==> flow/design.v <==
`timescale 1ns / 1ps
module iir_filter (
    input wire clk,
    input wire rst,
    input wire signed [15:0] x_in,
    output reg signed [15:0] y_out
);
    localparam signed [39:0] B0 =  3947;
    localparam signed [39:0] B1 = -7894;
    localparam signed [39:0] B2 =  3947;
    localparam signed [39:0] A2 = -7891; 
    localparam signed [39:0] A3 =  3801;
    reg signed [39:0] z1;
    reg signed [39:0] z2;
    wire signed [39:0] x_ext;
    wire signed [39:0] b0_x, b1_x, b2_x;
    wire signed [39:0] a2_y, a3_y;
    wire signed [39:0] y_acc;
    assign x_ext = {{24{x_in[15]}}, x_in};
    assign b0_x = x_ext * B0;
    assign b1_x = x_ext * B1;
    assign b2_x = x_ext * B2;
    assign y_acc = b0_x + z1;
    reg signed [15:0] y_comb;
    wire signed [39:0] y_scaled = y_acc >>> 12; 
    always @(*) begin
        if (y_scaled > 32767)      
            y_comb = 32767;
        else if (y_scaled < -32768) 
            y_comb = -32768;
        else                        
            y_comb = y_scaled[15:0];
    end
    wire signed [39:0] y_comb_ext = {{24{y_comb[15]}}, y_comb};
    assign a2_y = y_comb_ext * A2;
    assign a3_y = y_comb_ext * A3;
    always @(posedge clk) begin
        if (rst) begin
            y_out <= 0;
            z1 <= 0;
            z2 <= 0;
        end else begin
            y_out <= y_comb;
            z1 <= b1_x - a2_y + z2;
            z2 <= b2_x - a3_y;
        end
    end
endmodule
`timescale 1ns / 1ps
module threshold_estimator (
    input wire clk,
    input wire rst,
    input wire signed [15:0] data_in,
    output reg signed [15:0] threshold
);
    reg signed [15:0] abs_data;
    always @(*) begin
        if (data_in == -16'd32768) abs_data = 16'd32767;
        else abs_data = (data_in < 0) ? -data_in : data_in;
    end
    localparam K = 14; 
    reg signed [31:0] accumulator;
    always @(posedge clk) begin
        if (rst) begin
            accumulator <= 0;
            threshold <= 0;
        end else begin
            accumulator <= accumulator - (accumulator >>> K) + abs_data;
            threshold <= -(((accumulator >>> K) * 45) >>> 3);
        end
    end
endmodule
`timescale 1ns / 1ps
module spike_detect (
    input wire clk,
    input wire rst,
    input wire signed [15:0] data_in,
    input wire signed [15:0] threshold,
    output reg spike_out
);
    localparam integer LOCKOUT = 20;
    localparam signed [15:0] SATURATION_NEG = -16'd30000;
    reg [4:0] timer;
    always @(posedge clk) begin
        if (rst) begin
            spike_out <= 0;
            timer <= 0;
        end else begin
            spike_out <= 0;
            if (timer > 0) begin
                timer <= timer - 1;
            end else begin
                if ((data_in < threshold) && (data_in > SATURATION_NEG)) begin
                    spike_out <= 1;
                    timer <= LOCKOUT;
                end
            end
        end
    end
endmodule
`timescale 1ns / 1ps
module velocity_decoder (
    input wire clk,
    input wire rst,
    input wire bin_strobe,  
    input wire signed [15:0] bin_count,  
    output reg signed [15:0] velocity  
);
    localparam signed [15:0] M1 = 16'd3891;  
    localparam signed [15:0] M2 = 16'd819;  
    localparam signed [15:0] MAX_VEL = 16'd20480; 
    localparam signed [15:0] MIN_VEL = -16'd20480;
    reg signed [31:0] term1;  
    reg signed [31:0] term2;  
    reg signed [31:0] sum;  
    always @(posedge clk) begin
        if (rst) begin
            velocity <= 0;
        end else if (bin_strobe) begin
            term1 = velocity * M1; 
            term2 = (bin_count * M2) <<< 12;
            sum = term1 + term2;
            if ((sum >>> 12) > MAX_VEL) 
                velocity <= MAX_VEL;
            else if ((sum >>> 12) < MIN_VEL)
                velocity <= MIN_VEL;
            else
                velocity <= sum >>> 12;
        end
    end
endmodule
`timescale 1ns / 1ps
module neural_pipeline_top (
    input wire clk,
    input wire rst,
    input wire signed [15:0] raw_in,
    output wire signed [15:0] vel_out
);
    wire signed [15:0] filt_out;
    wire spike_pulse_raw;  
    reg spike_pulse_safe;  
    wire signed [15:0] auto_threshold;
    reg [17:0] warmup_cnt; 
    always @(posedge clk) begin
        if (rst) begin
            warmup_cnt <= 0;
            spike_pulse_safe <= 0;
        end else begin
            if (warmup_cnt < 150000) 
                warmup_cnt <= warmup_cnt + 1;
            if (warmup_cnt == 150000) 
                spike_pulse_safe <= spike_pulse_raw;
            else 
                spike_pulse_safe <= 0;
        end
    end
    reg [10:0] bin_timer;
    reg bin_strobe;
    reg signed [15:0] bin_accumulator;
    reg signed [15:0] current_bin_count;
    iir_filter u_filter (
        .clk(clk),
        .rst(rst),
        .x_in(raw_in),
        .y_out(filt_out)
    );
    threshold_estimator u_thresh_gen (
        .clk(clk),
        .rst(rst),
        .data_in(filt_out),
        .threshold(auto_threshold)
    );
    spike_detect u_detect (
        .clk(clk),
        .rst(rst),
        .data_in(filt_out),
        .threshold(auto_threshold), 
        .spike_out(spike_pulse_raw) 
    );
    always @(posedge clk) begin
        if (rst) begin
            bin_timer <= 0;
            bin_accumulator <= 0;
            current_bin_count <= 0;
            bin_strobe <= 0;
        end else begin
            bin_strobe <= 0;
            if (spike_pulse_safe)
                bin_accumulator <= bin_accumulator + 1;
            if (bin_timer == 1499) begin
                bin_timer <= 0;
                current_bin_count <= bin_accumulator;
                bin_accumulator <= 0;
                bin_strobe <= 1;
            end else begin
                bin_timer <= bin_timer + 1;
                bin_strobe <= 0;
            end
        end
    end
    velocity_decoder u_decoder (
        .clk(clk),
        .rst(rst),
        .bin_strobe(bin_strobe),
        .bin_count(current_bin_count),
        .velocity(vel_out)
    );
endmodule
Tool chain data of neural_pipeline_top

The steps from the RTL of neural_pipeline_top to its reports follow in flow order.
Line numbers count from 1 in the design file above.
Not given: n/a

Top: neural_pipeline_top
Clock: clk
Cell library: sky130hd
Timing corner: tt_025C_1v80

Word level

Yosys after proc, flatten, opt, wreduce and memory -nomap, before mapping. Memory bits, and registers merged into a memory's read port (data or address), are not among the register bits. Print and check cells are not counted. Equal cells are merged and count once.

Flip-flop bits (word level): 229
Bits of input ports: 18
Cells after elaboration: 62

$add $sub $neg: 13
Multipliers: 7
$lt $le $gt $ge: 9
Equal/unequal tests: 3
Mux-type cells: 10
Bitwise operators: 1
Reductions and logical operators: 5

Operators by type and width:

| kind                                                            | number |
| 16-bit by 13-bit multiplier with 29-bit output with constant B  | 4 |
| 16-bit by 14-bit multiplier with 30-bit output with constant B  | 1 |
| 16-bit by 11-bit multiplier with 20-bit output with constant B  | 1 |
| 18-bit by 7-bit multiplier with 19-bit output with constant B   | 1 |
| 16-bit 2-to-1 mux                                               | 6 |
| 29-bit by 40-bit adder with 40-bit output                       | 1 |
| 40-bit adder                                                    | 1 |
| 40-bit subtractor                                               | 1 |
| 16-bit negation                                                 | 2 |
| 29-bit by 32-bit adder with 32-bit output                       | 1 |
| 32-bit by 16-bit adder with 32-bit output                       | 1 |
| 32-bit by 18-bit subtractor with 32-bit output                  | 1 |
| 29-bit by 29-bit subtractor with 30-bit output                  | 1 |
| 28-bit by 16-bit > comparator with 1-bit output with constant B | 1 |
| 28-bit by 16-bit < comparator with 1-bit output with constant B | 1 |
| 20-bit by 16-bit > comparator with 1-bit output with constant B | 1 |
| 20-bit by 16-bit < comparator with 1-bit output with constant B | 1 |
| 18-bit by 1-bit adder with 18-bit output with constant B        | 1 |
| 18-bit < comparator with constant B                             | 1 |
| 18-bit equality test with constant B                            | 1 |
| 16-bit by 1-bit < comparator with 1-bit output with constant B  | 1 |
| 16-bit < comparator                                             | 1 |
| 16-bit > comparator with constant B                             | 1 |
| 16-bit equality test with constant B                            | 1 |
| 16-bit by 2-bit adder with 16-bit output with constant B        | 1 |
| 11-bit by 1-bit adder with 11-bit output with constant B        | 1 |
| 11-bit equality test with constant B                            | 1 |
| 5-bit 2-to-1 mux                                                | 2 |

Other operator kinds: 7; their cells: 10.

Depth

Yosys ltp: most cells in a row. Word level: on the elaborated netlist, between registers, memories and ports. Mapped: between sequential cells and ports; inverters and the memories' decode and read muxes count.

Word-level depth: 8
ABC_AREA: 0
Depth in mapped cells: 71

Mapped cells and area

Source: synth_stat.txt of the flow (Yosys; design flattened, memories mapped). It holds for the ABC_AREA given above (unset counts as 0); a run with the other value may have another netlist.
The area totals of this step are shown rounded.

Cell types:

| cell type                 | number | total area (µm²) |
| sky130_fd_sc_hd__fa_1     | 524    | 1.05E+04 |
| sky130_fd_sc_hd__ha_1     | 712    | 8.91E+03 |
| sky130_fd_sc_hd__dfxtp_1  | 219    | 4.38E+03 |
| sky130_fd_sc_hd__inv_1    | 1004   | 3.77E+03 |
| sky130_fd_sc_hd__xnor2_1  | 194    | 1699.13 |
| sky130_fd_sc_hd__nor2_1   | 351    | 1.32E+03 |
| sky130_fd_sc_hd__xor2_1   | 146    | 1.28E+03 |
| sky130_fd_sc_hd__a21oi_1  | 198    | 990.95 |
| sky130_fd_sc_hd__a21o_1   | 101    | 758.227 |
| sky130_fd_sc_hd__nand2_1  | 181    | 679.402 |
| sky130_fd_sc_hd__o21ai_0  | 122    | 610.586 |
| sky130_fd_sc_hd__mux2i_1  | 36     | 360.346 |
| sky130_fd_sc_hd__nand3_1  | 69     | 345.331 |
| sky130_fd_sc_hd__nor3_1   | 62     | 310.298 |
| sky130_fd_sc_hd__o21a_1   | 39     | 292.781 |
| sky130_fd_sc_hd__nand2b_1 | 44     | 275.264 |
| sky130_fd_sc_hd__nor2b_1  | 44     | 275.264 |
| sky130_fd_sc_hd__and3_1   | 37     | 231.472 |

Other cell types: 71; their cells: 467.

Cells in the netlist: 4550
Cell area after synthesis: 0.0404 mm²
Sequential part of the area: 0.00438 mm²
Flip-flop cells: 219

The figures by module come from a second, unflattened synthesis with its own total; it is not the netlist above.

Cell total of the unflattened synthesis: 4726
Area (unflattened synthesis): 0.0419 mm²

Rows give one instance, submodules left out.

Modules:

| module              | times used | cells | area (mm²) | sequential area (mm²) |
| iir_filter          | 1          | 2745  | 0.0243     | 0.00172 |
| velocity_decoder    | 1          | 840   | 0.00782    | 0.00032 |
| (name not given)    | 1          | 770   | 0.00642    | 0.000961 |
| neural_pipeline_top | 1          | 274   | 0.00262    | 0.00126 |
| spike_detect        | 1          | 97    | 0.000724   | 0.00012 |

Worst setup path after synthesis

Path of least setup slack by OpenSTA after synthesis, without wires, with an ideal clock, recovery checks aside; 20% of the period is set as input and as output delay. Where synthesis merged equal registers, the netlist keeps one of their names.

Path kind: input-to-reg
From: input port raw_in[7]
To: register u_filter.z1[29]
Clock period: 25000 ps
Input delay: 5000 ps
Library setup time: 121 ps
Arrival: 19584 ps
Data required time: 24879 ps
Setup slack: 5295 ps
Delay of the path: 14705 ps
Stages: 65
Path buffers: 2
Synthesis period reached: 19705 ps

"delay of the path" = arrival - input delay + setup time.
"stages": output pins that drive a net of the path, with the launching flip-flop's if there is one; two outputs of one cell count as two.
"synthesis period reached" = period - worst setup slack (recovery checks aside). The figure is calculated, with input and output delays left at 20% of the set period.
The rows between start and end are the longest chain of elaborated cells between them; the timing report does not say that the signal goes this way. Where chains are equally long, one stands for them.
A line is the first line of the expression or statement that the cell stems from. Yosys adds cells for indexed reads and writes and turns some case tables into memories.

Path through: sky130_fd_sc_hd__ha_1 > sky130_fd_sc_hd__fa_1 > sky130_fd_sc_hd__inv_1 > sky130_fd_sc_hd__fa_1 > sky130_fd_sc_hd__inv_1 > sky130_fd_sc_hd__fa_1 > sky130_fd_sc_hd__inv_1 > sky130_fd_sc_hd__fa_1 > sky130_fd_sc_hd__inv_1 > sky130_fd_sc_hd__ha_1 > sky130_fd_sc_hd__or3_1 > sky130_fd_sc_hd__o211ai_1 > sky130_fd_sc_hd__a21oi_1 > sky130_fd_sc_hd__o21a_1 > sky130_fd_sc_hd__o21ai_0 > sky130_fd_sc_hd__nand2_1 > sky130_fd_sc_hd__a21o_1 > sky130_fd_sc_hd__a21oi_1 > (+29 left out) > sky130_fd_sc_hd__o31ai_1 > sky130_fd_sc_hd__nor2_1 > sky130_fd_sc_hd__xnor2_1 > sky130_fd_sc_hd__fa_1 > sky130_fd_sc_hd__inv_1 > sky130_fd_sc_hd__ha_1 > sky130_fd_sc_hd__a21o_1 > sky130_fd_sc_hd__a21oi_1 > sky130_fd_sc_hd__o21ai_0 > sky130_fd_sc_hd__a21oi_1 > sky130_fd_sc_hd__nor2b_1 > sky130_fd_sc_hd__o21ai_0 > sky130_fd_sc_hd__nand2b_1 > sky130_fd_sc_hd__a21oi_1 > sky130_fd_sc_hd__nand2_1 > sky130_fd_sc_hd__o221ai_1 > sky130_fd_sc_hd__o21ai_1 > sky130_fd_sc_hd__mux2_2
Cells in the longest elaborated chain: 8
Elaborated cells on any way between the ends: 10
Classes of those cells: 3 x add/sub; 3 x mul; 2 x compare; 2 x mux

RTL lines, path after synthesis:

| element                                         | RTL line | source |
| start: declaration                              | 136      | `input wire signed [15:0] raw_in,` |
| 16-bit by 13-bit multiplier with 29-bit output  | 20       | `assign b0_x = x_ext * B0;` |
| 29-bit by 40-bit adder with 40-bit output       | 23       | `assign y_acc = b0_x + z1;` |
| 28-bit by 16-bit < comparator with 1-bit output | 29       | `else if (y_scaled < -32768)` |
| 16-bit 2-to-1 mux                               | 29       |  |
| 16-bit 2-to-1 mux                               | 27       | `if (y_scaled > 32767)` |
| 16-bit by 14-bit multiplier with 30-bit output  | 35       | `assign a2_y = y_comb_ext * A2;` |
| 40-bit subtractor                               | 44       | `z1 <= b1_x - a2_y + z2;` |
| 40-bit adder                                    | 44       |  |
| end: assignment                                 | 40       | `z1 <= 0;` |
| end: assignment                                 | 44       |  |
| end: declaration                                | 13       | `reg signed [39:0] z1;` |

Some nets on the timed path still bear RTL names; the line given drives or declares the net.

Named nets, after synthesis:

| net                | RTL line |
| u_filter.y_comb[9] | 27 |

Worst path after layout

From the final timing report of flow run 1: the path of least setup slack in the routed layout; clock arrival at registers is part of the times.
The path's times are printed in steps of 10 ps; the period is the one set.

Path kind: input-to-reg
From: input port raw_in[4]
To: register u_filter.z1[31]
Clock period: 20000 ps
Input delay: 4000 ps
Library setup time: 90 ps
Arrival: 19640 ps
Data required time: 20500 ps
Setup slack: 860 ps
Stages: 64
Path buffers: 7

The rows between start and end are the longest chain of elaborated cells between them; the timing report does not say that the signal goes this way. Where chains are equally long, one stands for them.

Path through: sky130_fd_sc_hd__clkdlybuf4s50_1 > sky130_fd_sc_hd__buf_4 > sky130_fd_sc_hd__ha_1 > sky130_fd_sc_hd__xor2_1 > sky130_fd_sc_hd__a22o_1 > sky130_fd_sc_hd__fa_1 > sky130_fd_sc_hd__fa_1 > sky130_fd_sc_hd__fa_1 > sky130_fd_sc_hd__ha_1 > sky130_fd_sc_hd__nand3_1 > sky130_fd_sc_hd__nand2_1 > sky130_fd_sc_hd__a41o_1 > sky130_fd_sc_hd__o41ai_2 > sky130_fd_sc_hd__buf_4 > sky130_fd_sc_hd__o21ai_0 > sky130_fd_sc_hd__a211o_1 > sky130_fd_sc_hd__a31o_2 > sky130_fd_sc_hd__a21o_1 > (+28 left out) > sky130_fd_sc_hd__nor2_1 > sky130_fd_sc_hd__xnor2_1 > sky130_fd_sc_hd__fa_1 > sky130_fd_sc_hd__inv_1 > sky130_fd_sc_hd__ha_1 > sky130_fd_sc_hd__a21o_1 > sky130_fd_sc_hd__a21oi_1 > sky130_fd_sc_hd__o21ai_0 > sky130_fd_sc_hd__a21oi_1 > sky130_fd_sc_hd__nor2b_1 > sky130_fd_sc_hd__o21ai_0 > sky130_fd_sc_hd__nand2b_1 > sky130_fd_sc_hd__a21oi_1 > sky130_fd_sc_hd__nand2_1 > sky130_fd_sc_hd__o221ai_2 > sky130_fd_sc_hd__o21ai_1 > sky130_fd_sc_hd__buf_4 > sky130_fd_sc_hd__a311oi_1
Cells in the longest elaborated chain: 8
Elaborated cells on any way between the ends: 10
Classes of those cells: 3 x add/sub; 3 x mul; 2 x compare; 2 x mux

RTL lines, path post-layout:

| element                                         | RTL line | source |
| start: declaration                              | 136      | `input wire signed [15:0] raw_in,` |
| 16-bit by 13-bit multiplier with 29-bit output  | 20       | `assign b0_x = x_ext * B0;` |
| 29-bit by 40-bit adder with 40-bit output       | 23       | `assign y_acc = b0_x + z1;` |
| 28-bit by 16-bit < comparator with 1-bit output | 29       | `else if (y_scaled < -32768)` |
| 16-bit 2-to-1 mux                               | 29       |  |
| 16-bit 2-to-1 mux                               | 27       | `if (y_scaled > 32767)` |
| 16-bit by 14-bit multiplier with 30-bit output  | 35       | `assign a2_y = y_comb_ext * A2;` |
| 40-bit subtractor                               | 44       | `z1 <= b1_x - a2_y + z2;` |
| 40-bit adder                                    | 44       |  |
| end: assignment                                 | 40       | `z1 <= 0;` |
| end: assignment                                 | 44       |  |
| end: declaration                                | 13       | `reg signed [39:0] z1;` |

Some nets on the timed path still bear RTL names; the line given drives or declares the net.

Named nets, post-layout:

| net                 | RTL line |
| u_filter.y_comb[10] | 27 |

Lab notebook: neural_pipeline_top

Module neural_pipeline_top, platform sky130hd: 3 stored runs of the flow (Yosys, OpenROAD) with differing settings, in no particular order. Input and output delays are each 20% of the period that was set; the output load is 0.01 pF.
"period achieved" means the clock period less the worst setup slack. The figure is calculated, with input and output delays left at 20% of the set period.
"time used up by the worst setup path" = time allowed to the worst setup path (clock period - input delay - output delay, where it has them) - its slack; a late launch clock adds to it, a late capture clock takes from it.
"time used up by the worst setup path" is known to 10 ps.
Results are given in rounded form.
Among the settings, - means not set for that run.
Results: - = not shown.

| name                                      | flow run 1   | flow run 2   | flow run 3 |
| period_ns                                 | 20.0         | 40.7         | 40.7       |
| CAP_MARGIN                                | 20           | 20           | 20         |
| CORE_MARGIN                               | 2            | 5            | 5          |
| CORE_UTILIZATION                          | 40           | 40           | 72         |
| SLEW_MARGIN                               | 20           | 25           | 25         |
| CELL_PAD_IN_SITES_GLOBAL_PLACEMENT        | -            | 3            | 3          |
| CTS_CLUSTER_SIZE                          | -            | 27           | 27         |
| GPL_ROUTABILITY_DRIVEN                    | -            | 0            | 0          |
| GPL_TIMING_DRIVEN                         | -            | 1            | 1          |
| PLACE_DENSITY_LB_ADDON                    | -            | 0.06         | 0.06       |
| CTS_CLUSTER_DIAMETER                      | -            | -            | 388        |
| MIN_ROUTING_LAYER                         | -            | -            | met2       |
| chip area in the Yosys report (mm²)       | 0.0404       | 0.0404       | -          |
| utilization of the finished layout        | 0.445        | 0.434        | -          |
| period achieved (ps)                      | 19137        | 27212        | -          |
| total die area (mm²)                      | 0.104        | 0.107        | -          |
| standard-cell area after layout (mm²)     | 0.0446       | 0.0435       | -          |
| worst hold slack in the final report (ps) | 464          | 464          | -          |
| time used up by the worst setup path (ps) | 15140        | 19070        | -          |
| kind of the worst setup path              | input-to-reg | input-to-reg | -          |
| setup total negative slack (ps)           | 0            | 0            | -          |
| lowest setup slack (ps)                   | 863          | 13500        | -          |

Flow run 3: stopped before the end: placement reported FLW-0024
